==> flow/design.v <==
module copyEngine  #(
    parameter DATA_WIDTH       = 64,
    parameter ADDR_WIDTH       = 32,
    parameter LEN              = 16,
    parameter FULL_WORD_SIZE   = DATA_WIDTH / 8
) (
    input                             rstn,
    input                             clk,
    input                             src_dw_sel_i, 
    input                             dst_dw_sel_i, 
    input                             copy_i,
    input                             set_i,
    input        [7:0]                setVal_i,
    input                             flush_i,
    input        [LEN-1:0]            len_i,
    input        [ADDR_WIDTH-1:0]     src_i,
    input        [ADDR_WIDTH-1:0]     dst_i,
    output logic                      done_o,
    output logic                      mem_re_r,
    output logic [ADDR_WIDTH-1:0]     mem_rad_r,
    input                             mem_rreq_rdy,
    input        [DATA_WIDTH-1:0]     mem_rdat,
    input                             mem_rdat_rdy,
    output logic [FULL_WORD_SIZE-1:0] mem_bwe_r,
    output logic [ADDR_WIDTH-1:0]     mem_wad_r,
    output logic [DATA_WIDTH-1:0]     mem_wdat_r,
    input                             mem_wreq_rdy,
    output logic                      flush_r,
    output logic [ADDR_WIDTH-1:0]     cmd_adr_r,
    input                             cmd_rdy
);
    localparam int WORD_SIZE = FULL_WORD_SIZE / 2;
    localparam int RD_FIFO_DW = 32;
    localparam int RD_FIFO_AW = 4;
    localparam int BYTE_SHIFT = $clog2(FULL_WORD_SIZE);
    localparam int LOG_BYTE_SHIFT = $clog2(BYTE_SHIFT);
    localparam int ALIGN_BUF_SIZE = 2*RD_FIFO_DW;
    localparam int ALIGN_BUF_SIZE_BYTES = ALIGN_BUF_SIZE / 8;
    localparam int LOG_ALIGN_BUF_SIZE = $clog2(ALIGN_BUF_SIZE);
    localparam int LOG_ALIGN_BUF_SIZE_BYTES = $clog2(ALIGN_BUF_SIZE_BYTES);
    localparam int FULL_WRITE_MASK = {FULL_WORD_SIZE {1'b1}};
    localparam int WRITE_MASK = {WORD_SIZE {1'b1}};
    localparam int WRITE_FIRST=0;
    localparam int WRITE_MIDDLE=1;
    localparam int WRITE_LAST=2;
    localparam int WRITE_SKIP=3;  
    logic [BYTE_SHIFT-1:0]              srcShift, srcShift_r;
    logic [BYTE_SHIFT-1:0]              dstShift, dstShift_r;
    logic [BYTE_SHIFT:0]                readNum;
    logic [BYTE_SHIFT:0]                writeNum;
    logic [LOG_ALIGN_BUF_SIZE_BYTES:0]  readNum_s1;
    logic                               cmdBusy, cmdBusy_r;
    logic                               flush;
    logic [ADDR_WIDTH-1:0]              cmd_adr;
    logic                               rdBusy, rdBusy_r, wrBusy, wrBusy_r;
    logic [LEN-1:0]                     rdCnt, rdCnt_r, wrCnt, wrCnt_r;
    logic [ADDR_WIDTH-1:0]              srcPtr, srcPtr_r, dstPtr, dstPtr_r;
    logic [ALIGN_BUF_SIZE-1:0]          alignBuf_r, alignBuf;
    logic                               memset_run, memset_run_r;
    logic [7:0]                         memset_val, memset_val_r;
    logic                               rstall, wstall;
    logic                               firstRead_req, firstRead_req_r, firstRead_vld, firstRead_vld_r;
    logic                               firstWrite, firstWrite_r;
    logic [1:0]                         writeCase;
    logic [LOG_ALIGN_BUF_SIZE_BYTES:0]  bufNum, bufNum_r;
    logic [FULL_WORD_SIZE-1:0]          mem_bwe, bwe;
    logic [ADDR_WIDTH-1:0]              mem_wad;
    logic [DATA_WIDTH-1:0]              mem_wdat;
    logic                               mem_re;
    logic [ADDR_WIDTH-1:0]              mem_rad;
    logic                               rdfifo_reserve;
    logic                               rdfifo_we;
    logic                               rdfifo_re;
    logic [RD_FIFO_DW-1:0]              rdfifo_wdat;
    logic [RD_FIFO_DW-1:0]              rdfifo_rdat;
    logic                               rdfifo_rrdy;
    logic                               rdfifo_wrdy;
    logic                               almost_full;
    logic                               src_dw_sel, src_dw_sel_r; 
    logic                               dst_dw_sel, dst_dw_sel_r; 
    logic [LOG_BYTE_SHIFT:0]            src_word_size, src_word_size_r;
    logic [LOG_BYTE_SHIFT:0]            dst_word_size, dst_word_size_r;
    assign rdfifo_wdat =  src_dw_sel_r ? {mem_rdat[55:48], mem_rdat[39:32], mem_rdat[23:16], mem_rdat[7:0]} : mem_rdat[31:0];
    reserve_fifo #(
        .DW     (RD_FIFO_DW),
        .AW     (RD_FIFO_AW)
    ) rdfifo (
        .rstn            (rstn),
        .clk             (clk),
        .rd_en           (rdfifo_re),
        .reserve_en      (rdfifo_reserve),
        .dout            (rdfifo_rdat),
        .wr_en           (rdfifo_we),
        .din             (rdfifo_wdat),
        .wrdy            (rdfifo_wrdy),
        .rrdy            (rdfifo_rrdy)
    );
    always @(posedge clk or negedge rstn) begin
        if (~rstn) begin
            alignBuf_r <= 0;
            mem_re_r <= 0;
            mem_rad_r <= 0;
            mem_bwe_r <= 0;
            mem_wad_r <= 0;
            mem_wdat_r <= 0;
            {memset_run_r, memset_val_r, rdCnt_r, wrCnt_r, rdBusy_r, wrBusy_r, alignBuf_r, bufNum_r, srcShift_r, dstShift_r,
            firstWrite_r, firstRead_req_r, firstRead_vld_r, srcPtr_r, dstPtr_r, src_dw_sel_r,
            dst_dw_sel_r} <= 0;
            flush_r <= 0;
            cmd_adr_r <= 0;
            cmdBusy_r <= 0;
        end
        else begin
            alignBuf_r <= alignBuf;
            mem_re_r <= mem_re;
            mem_rad_r <= mem_rad;
            mem_bwe_r <= mem_bwe;
            mem_wad_r <= mem_wad;
            mem_wdat_r <= mem_wdat;
            {memset_run_r, memset_val_r, rdCnt_r, wrCnt_r, rdBusy_r, wrBusy_r, alignBuf_r, bufNum_r, srcShift_r, dstShift_r,  firstWrite_r, firstRead_req_r, firstRead_vld_r, srcPtr_r, dstPtr_r, src_dw_sel_r, dst_dw_sel_r} <=
                {memset_run, memset_val, rdCnt, wrCnt, rdBusy, wrBusy, alignBuf, bufNum, srcShift, dstShift, firstWrite, firstRead_req, firstRead_vld, srcPtr, dstPtr, src_dw_sel, dst_dw_sel};
            flush_r <= flush;
            cmd_adr_r <= cmd_adr;
            cmdBusy_r <= cmdBusy;
        end
    end
    always @(*) begin
        {memset_run, memset_val, rdCnt, wrCnt, rdBusy, wrBusy, alignBuf, bufNum, srcShift, dstShift, firstWrite, firstRead_req, firstRead_vld, srcPtr, dstPtr, src_dw_sel, dst_dw_sel}=
            {memset_run_r, memset_val_r, rdCnt_r, wrCnt_r, rdBusy_r, wrBusy_r, alignBuf_r, bufNum_r, srcShift_r, dstShift_r, firstWrite_r, firstRead_req_r, firstRead_vld_r, srcPtr_r, dstPtr_r, src_dw_sel_r, dst_dw_sel_r} ;
        {writeNum, rdfifo_re, bwe} = 0;
        writeCase = WRITE_SKIP;  
        cmdBusy = cmdBusy_r;
        cmd_adr = cmd_adr_r;
        flush = flush_r;
        if (~rdBusy_r && ~wrBusy_r && ~cmdBusy_r && (mem_bwe_r==0) && (copy_i || set_i || flush_i)) begin  
            srcShift = src_dw_sel_i ? (src_i & 7) : (src_i & 3);
            dstShift = dst_dw_sel_i ? (dst_i & 7) : (dst_i & 3);
            srcPtr = src_i;
            dstPtr = dst_i;
            rdCnt = len_i;
            wrCnt = len_i;
            firstRead_req = 1;
            firstRead_vld = 1;
            firstWrite = 1;
            rdBusy = copy_i;
            wrBusy = (copy_i || set_i);
            memset_run = set_i & ~copy_i;
            memset_val = setVal_i;
            src_dw_sel = src_dw_sel_i;
            dst_dw_sel = dst_dw_sel_i;
            cmdBusy = flush_i;
            cmd_adr = dst_i;
            flush = flush_i;
        end
        if (flush_r && cmd_rdy) begin
            cmdBusy = 0;
            cmd_adr = 0;
            flush = 0;
        end
            if(firstWrite_r==1) begin  
                if (dst_dw_sel_r) begin 
                    writeNum = (((FULL_WORD_SIZE-dstShift_r) / 2) > wrCnt_r) ? (wrCnt_r*2) : (FULL_WORD_SIZE-dstShift_r); 
                    writeCase = ((wrCnt_r <= WORD_SIZE) && ((writeNum/2)==wrCnt_r)) ? WRITE_LAST : WRITE_FIRST;
                end
                else begin
                    writeNum = ((WORD_SIZE-dstShift_r) > wrCnt_r) ? wrCnt_r : (WORD_SIZE-dstShift_r); 
                    writeCase = ((wrCnt_r <= WORD_SIZE) && (writeNum==wrCnt_r)) ? WRITE_LAST : WRITE_FIRST;
                end
                for (int b=0; b<FULL_WORD_SIZE; b++) begin
                    if (b < writeNum) bwe[dstShift_r + b] = 1;
                end
            end
            else if((wrCnt_r<=WORD_SIZE) && wrBusy_r) begin  
                bwe = shift_right_mask(WORD_SIZE-wrCnt_r, dst_dw_sel_r);          
                writeNum = dst_dw_sel_r ? (wrCnt_r*2) : wrCnt_r;
                writeCase = WRITE_LAST;
            end
            else begin
                bwe = dst_dw_sel_r ? {FULL_WORD_SIZE {1'b1}} : {WORD_SIZE {1'b1}};
                writeNum = dst_dw_sel_r ? FULL_WORD_SIZE : WORD_SIZE;
                writeCase = WRITE_MIDDLE;
            end
        rstall = (mem_rreq_rdy && rdBusy_r && rdfifo_wrdy) ? 0 : 1;
        wstall = (mem_wreq_rdy && wrBusy_r && (((bufNum_r>=writeNum && ~dst_dw_sel_r)) || (bufNum_r>=(writeNum/2) && dst_dw_sel_r))) ? 0 : 1;
        readNum = (firstRead_req_r && src_dw_sel_r) ? (FULL_WORD_SIZE - srcShift_r)/2 :
                  (firstRead_req_r && ~src_dw_sel_r) ? (WORD_SIZE - srcShift_r) :
                                                        WORD_SIZE;          
        mem_re = mem_re_r;
        mem_rad = mem_rad_r;
        if (~rstall) begin
            firstRead_req = 0;
            rdCnt = (rdCnt_r >= readNum) ? (rdCnt_r - readNum) : 0;
            rdBusy = (rdCnt==0) ? 0 : 1;
            srcPtr = srcPtr_r + (src_dw_sel_r ? readNum*2 : readNum);
            mem_re = 1;
            mem_rad = src_dw_sel_r ? (srcPtr_r >> BYTE_SHIFT) : (srcPtr_r >> (BYTE_SHIFT-1));
        end
        else if (mem_rreq_rdy) begin
            mem_re = 0;
        end
        rdfifo_reserve = mem_rreq_rdy & mem_re_r;
        rdfifo_we = mem_rdat_rdy; 
            if(~wstall) begin
                if (writeCase==WRITE_LAST) begin
                    bufNum = 0;
                    alignBuf = 0;
                end
                else if (dst_dw_sel) begin
                    bufNum -= (writeNum / 2);                  
                    alignBuf >>= (writeNum*4);          
                end
                else begin
                    bufNum -= writeNum;                  
                    alignBuf >>= (writeNum*8);          
                end
            end
            else begin
                bwe=0; writeCase=WRITE_SKIP; writeNum=0;  
            end
        readNum_s1 = (firstRead_vld_r && src_dw_sel_r) ? (FULL_WORD_SIZE - srcShift_r)/2 :
                    (firstRead_vld_r && ~src_dw_sel_r) ? (WORD_SIZE - srcShift_r) :
                                                         WORD_SIZE;          
        if(rdfifo_rrdy && ((bufNum+readNum_s1)<ALIGN_BUF_SIZE_BYTES) && ~memset_run_r) begin
            rdfifo_re = 1;
            firstRead_vld = 0;
            if(firstRead_vld_r && src_dw_sel_r) begin
                alignBuf |= (rdfifo_rdat >> (srcShift_r*4));
            end
            else if (firstRead_vld_r) begin
                alignBuf |= (rdfifo_rdat >> (srcShift_r*8));
            end
            else begin  
                alignBuf |= (rdfifo_rdat << (bufNum*8));      
            end
            bufNum += readNum_s1;  
        end
        else if ((bufNum<ALIGN_BUF_SIZE_BYTES) && memset_run_r && (writeCase!=WRITE_LAST)) begin
            alignBuf = {ALIGN_BUF_SIZE_BYTES {memset_val_r}};
            bufNum += (((ALIGN_BUF_SIZE_BYTES - bufNum) > wrCnt_r) ? wrCnt_r : (ALIGN_BUF_SIZE_BYTES - bufNum));
        end
        mem_bwe = mem_bwe_r;
        mem_wad = mem_wad_r;
        mem_wdat = mem_wdat_r;
        if (~wstall) begin
            firstWrite = 0;
            if (dst_dw_sel_r) begin
                dstPtr = dstPtr_r + writeNum;
                dstShift = (dstPtr & 7);
                mem_bwe = bwe;
                mem_wad = dstPtr_r >> BYTE_SHIFT;
                wrCnt = wrCnt_r - writeNum/2;
                if (firstWrite_r) begin
                    mem_wdat = shift_left(alignBuf_r[31:0], dstShift_r, dst_dw_sel_r); 
                end
                else begin
                    mem_wdat = {8'b0, alignBuf_r[31:24], 8'b0, alignBuf_r[23:16], 8'b0, alignBuf_r[15:8], 8'b0, alignBuf_r[7:0]};
                end
            end
            else begin
                dstPtr = dstPtr_r + writeNum;
                dstShift = (dstPtr & 3);
                mem_bwe = bwe;
                mem_wad = dstPtr_r >> (BYTE_SHIFT - 1);
                wrCnt = wrCnt_r - writeNum;
                if (firstWrite_r) begin
                    mem_wdat = shift_left(alignBuf_r[31:0], dstShift_r, dst_dw_sel_r); 
                end
                else begin
                    mem_wdat = alignBuf_r[31:0];
                end
            end
            if(writeCase==WRITE_LAST) begin
                wrBusy = 0;
                memset_run = 0;
            end
        end
        else if (mem_wreq_rdy) begin
            mem_bwe = 0;
        end
        done_o = ~rdBusy_r && ~wrBusy_r && (mem_bwe_r==0) && ~cmdBusy_r;
    end
function [DATA_WIDTH-1:0] shift_left;
    input [31:0]           dat;
    input [BYTE_SHIFT-1:0] shift;
    input                  dw_sel;
    if (dw_sel) begin
        shift_left = 0;
        for (int i=0; i<FULL_WORD_SIZE; i++) begin
            if ((i&1)==0) begin
                shift_left[(i + shift)*8 +: 8] = dat[i*8/2 +: 8];
            end
        end
    end
    else begin
        shift_left = (dat << (8*shift)) & ({{32{1'b0}}, {32{1'b1}}});
    end
endfunction
function [FULL_WORD_SIZE-1:0] shift_right_mask;
    input [BYTE_SHIFT-1:0] shift;
    input                  dw_sel;
    shift_right_mask = dw_sel ? (FULL_WRITE_MASK>>(shift*2)) : (WRITE_MASK>>shift);
endfunction
endmodule
module reserve_fifo#(
    parameter DW = 32,
    parameter AW = 1
)(
    input                   rstn,
    input                   clk,
    input                   reserve_en,
    input                   wr_en,
    input        [DW-1:0]   din,
    input                   rd_en,
    output logic [DW-1:0]   dout,
    output logic            wrdy,
    output logic            rrdy
);
    localparam DEPTH = (1 << AW);
    reg [DW-1:0]   mem[DEPTH];
    logic [AW-1:0] wptr, wptr_r;
    logic [AW-1:0] rptr, rptr_r;
    logic [AW:0]   num, num_r, reserveNum, reserveNum_r;
    logic          we;
    logic vrdy;
    always @(posedge clk or negedge rstn) begin
        if (~rstn) begin
            wptr_r <= 0;
            rptr_r <= 0;
            num_r <= 0;
            reserveNum_r<=0;
        end
        else begin
            wptr_r <= wptr;
            rptr_r <= rptr;
            num_r <= num;
            reserveNum_r<=reserveNum;
        end
    end
    always @(*) begin
        wrdy = (reserveNum_r < (DEPTH-1));
        rrdy = (num_r!=0);
        wptr = wptr_r;
        rptr = rptr_r;
        reserveNum = (reserveNum_r + reserve_en - rd_en);
        num        = num_r        + wr_en      - rd_en;
        we = 0;
        if (wr_en) begin
            wptr = wptr_r + 1;
            we = 1;
        end
        if (rd_en) begin
            rptr = rptr_r + 1;
        end
    end
    always @(posedge clk) begin
        if (we) begin
            mem[wptr_r] <= din;
        end
    end
    assign dout = mem[rptr_r];
endmodule
# Tool chain data of copyEngine
# Tool output for the design above before and after an edit, in the order of the flow.
# Lines under "before" count in the file above, lines under "after" in the edited file.
# "delta" is "after" less "before", of the values as shown; "change_rel_pct" is that difference over "before", in percent.
# Not given: -
[inputs] top_module="copyEngine" clock_port="clk" library="sky130hd" corner="tt_025C_1v80"

# The edit
# The edit as a unified diff against the file above.
# The edited RTL no longer does the same as the RTL above: the edit was made by script, with no optimisation intended.
# begin of diff
@@ -354,5 +354,5 @@
     end
     always @(posedge clk) begin
-        if (we) begin
+        begin
             mem[wptr_r] <= din;
         end
# end of diff

# After elaboration
# Source: Yosys, flattened and elaborated, memories not mapped. Widths are those after wreduce. Registers that Yosys merges into a memory's read port (data or address) are not register bits. Print and check cells do not count.
# Memory sizes are those after Yosys's memory passes, which may raise the word count (mostly to a power of two), join words into wider ones and drop unused or constant bits.
[op_classes] item="n_addsub" before=32 after=32 delta=0 change_rel_pct=0.00
[op_classes] item="n_cmp" before=18 after=18 delta=0 change_rel_pct=0.00
[op_classes] item="eq_ne" before=86 after=86 delta=0 change_rel_pct=0.00
[op_classes] item="shifts" before=8 after=8 delta=0 change_rel_pct=0.00
[op_classes] item="muxes" before=183 after=179 delta=-4 change_rel_pct=-2.19
[op_classes] item="bitwise" before=12 after=12 delta=0 change_rel_pct=0.00
[op_classes] item="reduce_logical" before=43 after=43 delta=0 change_rel_pct=0.00
[op_table] op="1-bit two-way mux" before=79 after=77 delta=-2 change_rel_pct=-2.53
[op_table] op="4-bit two-way mux" before=19 after=18 delta=-1 change_rel_pct=-5.26
[op_table] op="32-bit two-way mux" before=8 after=7 delta=-1 change_rel_pct=-12.50
[op_table] op="8-bit two-way mux" before=48 after=48 delta=0 change_rel_pct=0.00
[op_table] op="4-bit by 3-bit equality test with 1-bit output (second input constant)" before=40 after=40 delta=0 change_rel_pct=0.00
[op_table] op="1-bit logical AND" before=24 after=24 delta=0 change_rel_pct=0.00
[op_table] op="4-bit by 2-bit equality test with 1-bit output (second input constant)" before=20 after=20 delta=0 change_rel_pct=0.00
[op_table] op="32-bit logical NOT" before=11 after=11 delta=0 change_rel_pct=0.00
[op_table] op="4-bit by 1-bit equality test with 1-bit output (second input constant)" before=10 after=10 delta=0 change_rel_pct=0.00
[op_table] op="64-bit two-way mux" before=10 after=10 delta=0 change_rel_pct=0.00
[op_table] op="1-bit inverter" before=7 after=7 delta=0 change_rel_pct=0.00
[op_table] op="2-bit two-way mux" before=6 after=6 delta=0 change_rel_pct=0.00
[op_table] op="16-bit two-way mux" before=5 after=5 delta=0 change_rel_pct=0.00
[op_table] op="3-bit two-way mux" before=5 after=5 delta=0 change_rel_pct=0.00
[op_table] op="2-bit inequality test (second input constant)" before=5 after=5 delta=0 change_rel_pct=0.00
[op_table] op="3-bit by 3-bit adder with 4-bit output (second input constant)" before=4 after=4 delta=0 change_rel_pct=0.00
[op_table] op="3-bit equality test (second input constant)" before=4 after=4 delta=0 change_rel_pct=0.00
[op_table] op="3-bit by 4-bit less-than comparator with 1-bit output (first input constant)" before=4 after=4 delta=0 change_rel_pct=0.00
[op_table] op="1-bit logical OR" before=3 after=3 delta=0 change_rel_pct=0.00
[op_table] op="64-bit OR" before=3 after=3 delta=0 change_rel_pct=0.00
[op_table] op="3-bit by 2-bit adder with 4-bit output (second input constant)" before=2 after=2 delta=0 change_rel_pct=0.00
[op_table] op="3-bit by 3-bit adder with 4-bit output (first input constant)" before=2 after=2 delta=0 change_rel_pct=0.00
[op_table] op="4-bit by 1-bit adder with 4-bit output (second input constant)" before=2 after=2 delta=0 change_rel_pct=0.00
[op_table] op="4-bit adder" before=2 after=2 delta=0 change_rel_pct=0.00
[op_table] op="5-bit by 1-bit adder with 5-bit output" before=2 after=2 delta=0 change_rel_pct=0.00
[op_table] op="1-bit bitwise AND" before=2 after=2 delta=0 change_rel_pct=0.00
[op_table] op="2-bit equality test (second input constant)" before=2 after=2 delta=0 change_rel_pct=0.00
[op_table] op="3-bit by 2-bit equality test with 1-bit output (second input constant)" before=2 after=2 delta=0 change_rel_pct=0.00
# Not every row of either side is listed.
[bits] item="register_bits" before=374 after=374 delta=0 change_rel_pct=0.00
[bits] item="ram_bits" before=512 after=512 delta=0 change_rel_pct=0.00
[bits] item="rom_bits" before=64 after=64 delta=0 change_rel_pct=0.00
[bits] item="mem_count" before=2 after=2 delta=0 change_rel_pct=0.00
[bits] item="inputBits" before=163 after=163 delta=0 change_rel_pct=0.00
[bits] item="output_inout_bits" before=171 after=171 delta=0 change_rel_pct=0.00
[bits] item="wordCells" before=412 after=408 delta=-4 change_rel_pct=-0.97
[mem_list] item="mem_shapes" before="rdfifo.mem 16 x 32 bit 1R1W; 8 x 8 bit 1R0W" after="rdfifo.mem 16 x 32 bit 1R1W; 8 x 8 bit 1R0W"

# Depth
# Yosys ltp: most cells in a row. Word level: on the elaborated netlist, between registers, memories and ports. Mapped: between sequential cells and ports; inverters and the memories' decode and read muxes count.
[depth] item="word_depth" before=24 after=24 delta=0 change_rel_pct=0.00
[depth] item="ABC_AREA" before="0" after="0"
[depth] item="ltp_mapped" before=46 after=47 delta=1 change_rel_pct=2.17
[depth] item="ltp_nobuf" before=43 after=43 delta=0 change_rel_pct=0.00

# After synthesis
# Yosys stat after the flow's synthesis: flattened, memories mapped to cells. It holds for the ABC_AREA given above (unset counts as 0); a run with the other value may have another netlist.
[types] cell_type="sky130_fd_sc_hd__mux2i_1" before=188 after=307 delta=119 change_rel_pct=63.30
[types] cell_type="sky130_fd_sc_hd__mux4_2" before=160 after=64 delta=-96 change_rel_pct=-60.00
[types] cell_type="sky130_fd_sc_hd__o21ai_0" before=248 after=326 delta=78 change_rel_pct=31.45
[types] cell_type="sky130_fd_sc_hd__nand3_1" before=81 after=124 delta=43 change_rel_pct=53.09
[types] cell_type="sky130_fd_sc_hd__a221oi_1" before=58 after=97 delta=39 change_rel_pct=67.24
[types] cell_type="sky130_fd_sc_hd__a21oi_1" before=239 after=272 delta=33 change_rel_pct=13.81
[types] cell_type="sky130_fd_sc_hd__clkbuf_1" before=232 after=263 delta=31 change_rel_pct=13.36
[types] cell_type="sky130_fd_sc_hd__nor2_1" before=311 after=281 delta=-30 change_rel_pct=-9.65
[types] cell_type="sky130_fd_sc_hd__a22oi_1" before=64 after=92 delta=28 change_rel_pct=43.75
[types] cell_type="sky130_fd_sc_hd__o221ai_1" before=23 after=46 delta=23 change_rel_pct=100.00
[types] cell_type="sky130_fd_sc_hd__o22a_1" before=21 after=3 delta=-18 change_rel_pct=-85.71
[types] cell_type="sky130_fd_sc_hd__o211ai_1" before=24 after=41 delta=17 change_rel_pct=70.83
[types] cell_type="sky130_fd_sc_hd__buf_1" before=34 after=49 delta=15 change_rel_pct=44.12
[types] cell_type="sky130_fd_sc_hd__a211oi_1" before=30 after=44 delta=14 change_rel_pct=46.67
[types] cell_type="sky130_fd_sc_hd__o21a_1" before=13 after=27 delta=14 change_rel_pct=107.69
[types] cell_type="sky130_fd_sc_hd__a31oi_1" before=24 after=37 delta=13 change_rel_pct=54.17
[types] cell_type="sky130_fd_sc_hd__nor3_1" before=48 after=60 delta=12 change_rel_pct=25.00
[types] cell_type="sky130_fd_sc_hd__o22ai_1" before=50 after=40 delta=-10 change_rel_pct=-20.00
# Not every row of either side is listed.
[synth_totals] item="stdcells" before=4080 after=4385 delta=305 change_rel_pct=7.48
[synth_totals] item="mapped_area_mm2" before=0.0467774 after=0.047398 delta=0.0006206 change_rel_pct=1.33
[synth_totals] item="seqArea_mm2" before=0.0245836 after=0.0245836 delta=0.0000000 change_rel_pct=0.00
[synth_totals] item="ffs" before=880 after=880 delta=0 change_rel_pct=0.00
# The figures by module come from a second, unflattened synthesis with its own total; it is not the netlist above.
[unflattened] item="hier_cells" before=4177 after=4172 delta=-5 change_rel_pct=-0.12
[unflattened] item="hier_area_mm2" before=0.0469187 after=0.0473279 delta=0.0004092 change_rel_pct=0.87
# Rows give one instance, submodules left out.
[modules_before] module="copyEngine" n_inst=1 n_cells=3278 area_mm2=0.0266906
[modules_before] module="reserve_fifo" n_inst=1 n_cells=899 area_mm2=0.0202282
[modules_after] module="copyEngine" n_inst=1 n_cells=3278 area_mm2=0.0270835
[modules_after] module="reserve_fifo" n_inst=1 n_cells=894 area_mm2=0.0202444

# Path before layout
# OpenSTA on the mapped netlist: ideal clock, no wires. The path of least setup slack (recovery checks aside). Input and output delay are each 20% of the period. Register names are those of the netlist, which keeps one name where synthesis merged equal registers.
[synth_timing] item="path_kind" before="flip-flop to flip-flop" after="flip-flop to flip-flop"
[synth_timing] item="startpoint" before="register (no name shown)" after="register (no name shown)"
[synth_timing] item="endpoint" before="register bufNum_r[2]" after="register bufNum_r[2]"
[synth_timing] item="tclk_ns" before=10.0 after=10.0 delta=0.0 change_rel_pct=0.00
[synth_timing] item="setup_time_ns" before=0.139 after=0.139 delta=0.000
[synth_timing] item="arrival_ns" before=9.484 after=9.764 delta=0.280 change_rel_pct=2.95
[synth_timing] item="slack_ns" before=0.377 after=0.097 delta=-0.280
[synth_timing] item="delay_ns" before=9.623 after=9.903 delta=0.280 change_rel_pct=2.91
[synth_timing] item="path_stages" before=46 after=44 delta=-2 change_rel_pct=-4.35
[synth_timing] item="path_buffers" before=4 after=2 delta=-2 change_rel_pct=-50.00
[synth_timing] item="synth_period_reached_ns" before=9.623 after=9.903 delta=0.280 change_rel_pct=2.91
# "delay_ns" = arrival - input delay + setup time.
# "path_stages" counts driving pins, that of a launching flip-flop among them; a cell with two outputs on the path counts twice.
# "synth_period_reached_ns" = period - worst setup slack (recovery checks aside). The figure is calculated, with input and output delays left at 20% of the set period.
[synth_between_before] cell_sequence="sky130_fd_sc_hd__dfrtp_1 sky130_fd_sc_hd__buf_2 sky130_fd_sc_hd__inv_1 sky130_fd_sc_hd__ha_1 sky130_fd_sc_hd__ha_1 sky130_fd_sc_hd__clkbuf_1 sky130_fd_sc_hd__inv_1 sky130_fd_sc_hd__ha_1 sky130_fd_sc_hd__a21oi_1 sky130_fd_sc_hd__o21a_1 sky130_fd_sc_hd__and2b_1 sky130_fd_sc_hd__o21a_1 sky130_fd_sc_hd__o21a_1 sky130_fd_sc_hd__o211a_2 sky130_fd_sc_hd__a31oi_2 sky130_fd_sc_hd__inv_1 sky130_fd_sc_hd__ha_1 sky130_fd_sc_hd__fa_1 [10 not listed] sky130_fd_sc_hd__ha_1 sky130_fd_sc_hd__a21o_1 sky130_fd_sc_hd__a21o_1 sky130_fd_sc_hd__a21oi_1 sky130_fd_sc_hd__nor2b_1 sky130_fd_sc_hd__o21ai_0 sky130_fd_sc_hd__nand2b_1 sky130_fd_sc_hd__a211o_1 sky130_fd_sc_hd__a21oi_1 sky130_fd_sc_hd__o21bai_1 sky130_fd_sc_hd__a21oi_1 sky130_fd_sc_hd__ha_1 sky130_fd_sc_hd__inv_1 sky130_fd_sc_hd__fa_1 sky130_fd_sc_hd__xor2_1 sky130_fd_sc_hd__nor2_1 sky130_fd_sc_hd__a211oi_1 sky130_fd_sc_hd__a21oi_1"
[synth_lines_before] item="end: declaration" line_no=65 text="logic [LOG_ALIGN_BUF_SIZE_BYTES:0]  bufNum, bufNum_r;"
# before: Chain of elaborated cells between the ends: none given.
[synth_between_after] cell_sequence="sky130_fd_sc_hd__dfrtp_1 sky130_fd_sc_hd__inv_1 sky130_fd_sc_hd__ha_1 sky130_fd_sc_hd__nand2b_1 sky130_fd_sc_hd__nand2_1 sky130_fd_sc_hd__inv_1 sky130_fd_sc_hd__ha_1 sky130_fd_sc_hd__or4b_2 sky130_fd_sc_hd__a21oi_1 sky130_fd_sc_hd__a21o_1 sky130_fd_sc_hd__a32o_1 sky130_fd_sc_hd__mux2_2 sky130_fd_sc_hd__nor4b_2 sky130_fd_sc_hd__a22oi_1 sky130_fd_sc_hd__inv_1 sky130_fd_sc_hd__ha_1 sky130_fd_sc_hd__a21boi_0 sky130_fd_sc_hd__o22ai_1 [8 not listed] sky130_fd_sc_hd__a21oi_1 sky130_fd_sc_hd__ha_1 sky130_fd_sc_hd__a21o_1 sky130_fd_sc_hd__a21o_1 sky130_fd_sc_hd__a21oi_1 sky130_fd_sc_hd__nor2_1 sky130_fd_sc_hd__a211oi_1 sky130_fd_sc_hd__o31ai_1 sky130_fd_sc_hd__a22oi_1 sky130_fd_sc_hd__nand2_1 sky130_fd_sc_hd__o21ai_0 sky130_fd_sc_hd__ha_1 sky130_fd_sc_hd__inv_1 sky130_fd_sc_hd__fa_1 sky130_fd_sc_hd__xor2_1 sky130_fd_sc_hd__nor2_1 sky130_fd_sc_hd__a211oi_1 sky130_fd_sc_hd__a21oi_1"
[synth_lines_after] item="end: declaration" line_no=65 text="logic [LOG_ALIGN_BUF_SIZE_BYTES:0]  bufNum, bufNum_r;"
# after: Chain of elaborated cells between the ends: none given.

# Timing after layout
# Path of least setup slack in the final report of the runs of pair A (OpenROAD, finished layout, wires in). Where an end is a register, its clock arrival counts in the times.
[layout_timing] item="path_kind" before="flip-flop to flip-flop" after="flip-flop to flip-flop"
[layout_timing] item="startpoint" before="register (no name shown)" after="register (no name shown)"
[layout_timing] item="endpoint" before="register bufNum_r[2]" after="register bufNum_r[2]"
[layout_timing] item="tclk_ns" before=10.0 after=10.0 delta=0.0 change_rel_pct=0.00
[layout_timing] item="setup_time_ns" before=0.13 after=0.13 delta=0.00
[layout_timing] item="arrival_ns" before=9.88 after=9.88 delta=0.00 change_rel_pct=0.00
[layout_timing] item="slack_ns" before=0.69 after=0.66 delta=-0.03
[layout_timing] item="path_stages" before=45 after=47 delta=2 change_rel_pct=4.44
[layout_timing] item="path_buffers" before=3 after=3 delta=0 change_rel_pct=0.00
[layout_between_before] cell_sequence="sky130_fd_sc_hd__dfrtp_1 sky130_fd_sc_hd__inv_1 sky130_fd_sc_hd__ha_2 sky130_fd_sc_hd__ha_1 sky130_fd_sc_hd__buf_4 sky130_fd_sc_hd__inv_1 sky130_fd_sc_hd__ha_1 sky130_fd_sc_hd__a21oi_1 sky130_fd_sc_hd__o21a_1 sky130_fd_sc_hd__and2b_1 sky130_fd_sc_hd__o21a_1 sky130_fd_sc_hd__o21a_1 sky130_fd_sc_hd__o211a_2 sky130_fd_sc_hd__a31oi_2 sky130_fd_sc_hd__inv_1 sky130_fd_sc_hd__ha_1 sky130_fd_sc_hd__fa_1 sky130_fd_sc_hd__a21boi_0 [9 not listed] sky130_fd_sc_hd__ha_1 sky130_fd_sc_hd__a21o_1 sky130_fd_sc_hd__a21o_1 sky130_fd_sc_hd__a21oi_1 sky130_fd_sc_hd__nor2b_1 sky130_fd_sc_hd__o21ai_0 sky130_fd_sc_hd__nand2b_1 sky130_fd_sc_hd__a211o_1 sky130_fd_sc_hd__a21oi_1 sky130_fd_sc_hd__o21bai_1 sky130_fd_sc_hd__a21oi_1 sky130_fd_sc_hd__ha_1 sky130_fd_sc_hd__inv_1 sky130_fd_sc_hd__fa_1 sky130_fd_sc_hd__xor2_1 sky130_fd_sc_hd__nor2_1 sky130_fd_sc_hd__a211oi_1 sky130_fd_sc_hd__a21oi_1"
[layout_lines_before] item="end: declaration" line_no=65 text="logic [LOG_ALIGN_BUF_SIZE_BYTES:0]  bufNum, bufNum_r;"
# before: Chain of elaborated cells between the ends: none given.
[layout_between_after] cell_sequence="sky130_fd_sc_hd__dfrtp_1 sky130_fd_sc_hd__inv_1 sky130_fd_sc_hd__ha_1 sky130_fd_sc_hd__nand2b_1 sky130_fd_sc_hd__nand2_1 sky130_fd_sc_hd__inv_1 sky130_fd_sc_hd__ha_1 sky130_fd_sc_hd__or4b_2 sky130_fd_sc_hd__a21oi_1 sky130_fd_sc_hd__a21o_1 sky130_fd_sc_hd__a32o_1 sky130_fd_sc_hd__mux2_2 sky130_fd_sc_hd__nor4b_2 sky130_fd_sc_hd__buf_4 sky130_fd_sc_hd__a22oi_2 sky130_fd_sc_hd__inv_1 sky130_fd_sc_hd__ha_1 sky130_fd_sc_hd__fa_1 [11 not listed] sky130_fd_sc_hd__ha_1 sky130_fd_sc_hd__a21oi_1 sky130_fd_sc_hd__o221ai_1 sky130_fd_sc_hd__a21o_1 sky130_fd_sc_hd__a21o_1 sky130_fd_sc_hd__a21o_1 sky130_fd_sc_hd__a21oi_1 sky130_fd_sc_hd__o31ai_1 sky130_fd_sc_hd__a22oi_2 sky130_fd_sc_hd__nand2_1 sky130_fd_sc_hd__o21ai_0 sky130_fd_sc_hd__ha_1 sky130_fd_sc_hd__inv_1 sky130_fd_sc_hd__fa_1 sky130_fd_sc_hd__xor2_1 sky130_fd_sc_hd__nor2_1 sky130_fd_sc_hd__a211oi_1 sky130_fd_sc_hd__a21oi_1"
[layout_lines_after] item="end: declaration" line_no=65 text="logic [LOG_ALIGN_BUF_SIZE_BYTES:0]  bufNum, bufNum_r;"
# after: Chain of elaborated cells between the ends: none given.

# Measured runs
# Both versions went through the flow (Yosys, OpenROAD) with the same settings in each pair. Constraints: input delay and output delay 20% of the set period each, output load 0.01 pF.
[flow_settings_pair_A] CORE_UTILIZATION=40 period_ns=10.0 CAP_MARGIN=20 CORE_MARGIN=2 SLEW_MARGIN=20
[measured_pair_A] item="yosys_chip_area_mm2" before=0.0467774 after=0.047398 delta=0.0006206 change_rel_pct=1.33
[measured_pair_A] item="die_mm2" before=0.119695 after=0.121264 delta=0.001569 change_rel_pct=1.31
[measured_pair_A] item="finalCellArea_mm2" before=0.0544297 after=0.0550828 delta=0.0006531 change_rel_pct=1.20
[measured_pair_A] item="utilization_pct" before=46.9 after=46.8 delta=-0.1
[measured_pair_A] item="worst_setup_slack_ns" before=0.694 after=0.658 delta=-0.036
[measured_pair_A] item="setup_tns_ns" before=0.000 after=0.000 delta=0.000
[measured_pair_A] item="hold_worst_slack_ns" before=0.477 after=0.464 delta=-0.013
[measured_pair_A] item="power.total_w" before=0.019393 after=0.016673 delta=-0.002720 change_rel_pct=-14.03
[measured_pair_A] item="achieved_period_ns" before=9.306 after=9.342 delta=0.036 change_rel_pct=0.39
[flow_settings_pair_B] CAP_MARGIN=10 CELL_PAD_IN_SITES_DETAIL_PLACEMENT=1 CELL_PAD_IN_SITES_GLOBAL_PLACEMENT=2 CORE_UTILIZATION=25 CTS_CLUSTER_SIZE=51 GPL_TIMING_DRIVEN=1 PLACE_DENSITY=0.63 SLEW_MARGIN=35 TNS_END_PERCENT=40 period_ns=6.55 CORE_MARGIN=2
[measured_pair_B] item="yosys_chip_area_mm2" before=0.0467774 after=0.047398 delta=0.0006206 change_rel_pct=1.33
[measured_pair_B] item="die_mm2" before=0.190585 after=0.19309 delta=0.002505 change_rel_pct=1.31
[measured_pair_B] item="finalCellArea_mm2" before=0.0604567 after=0.0607608 delta=0.0003041 change_rel_pct=0.50
[measured_pair_B] item="utilization_pct" before=32.6 after=32.3 delta=-0.3
[measured_pair_B] item="worst_setup_slack_ns" before=-0.760 after=-0.901 delta=-0.141
[measured_pair_B] item="setup_tns_ns" before=-5.531 after=-24.914 delta=-19.383
[measured_pair_B] item="hold_worst_slack_ns" before=0.471 after=0.468 delta=-0.003
[measured_pair_B] item="power.total_w" before=0.034344 after=0.028866 delta=-0.005478 change_rel_pct=-15.95
[measured_pair_B] item="achieved_period_ns" before=7.310 after=7.451 delta=0.141 change_rel_pct=1.93
# "achieved_period_ns" means the clock period less the worst setup slack. The figure is calculated, with input and output delays left at 20% of the set period.
# "power.total_w" is the tool's figure for a default switching activity; nothing was simulated.
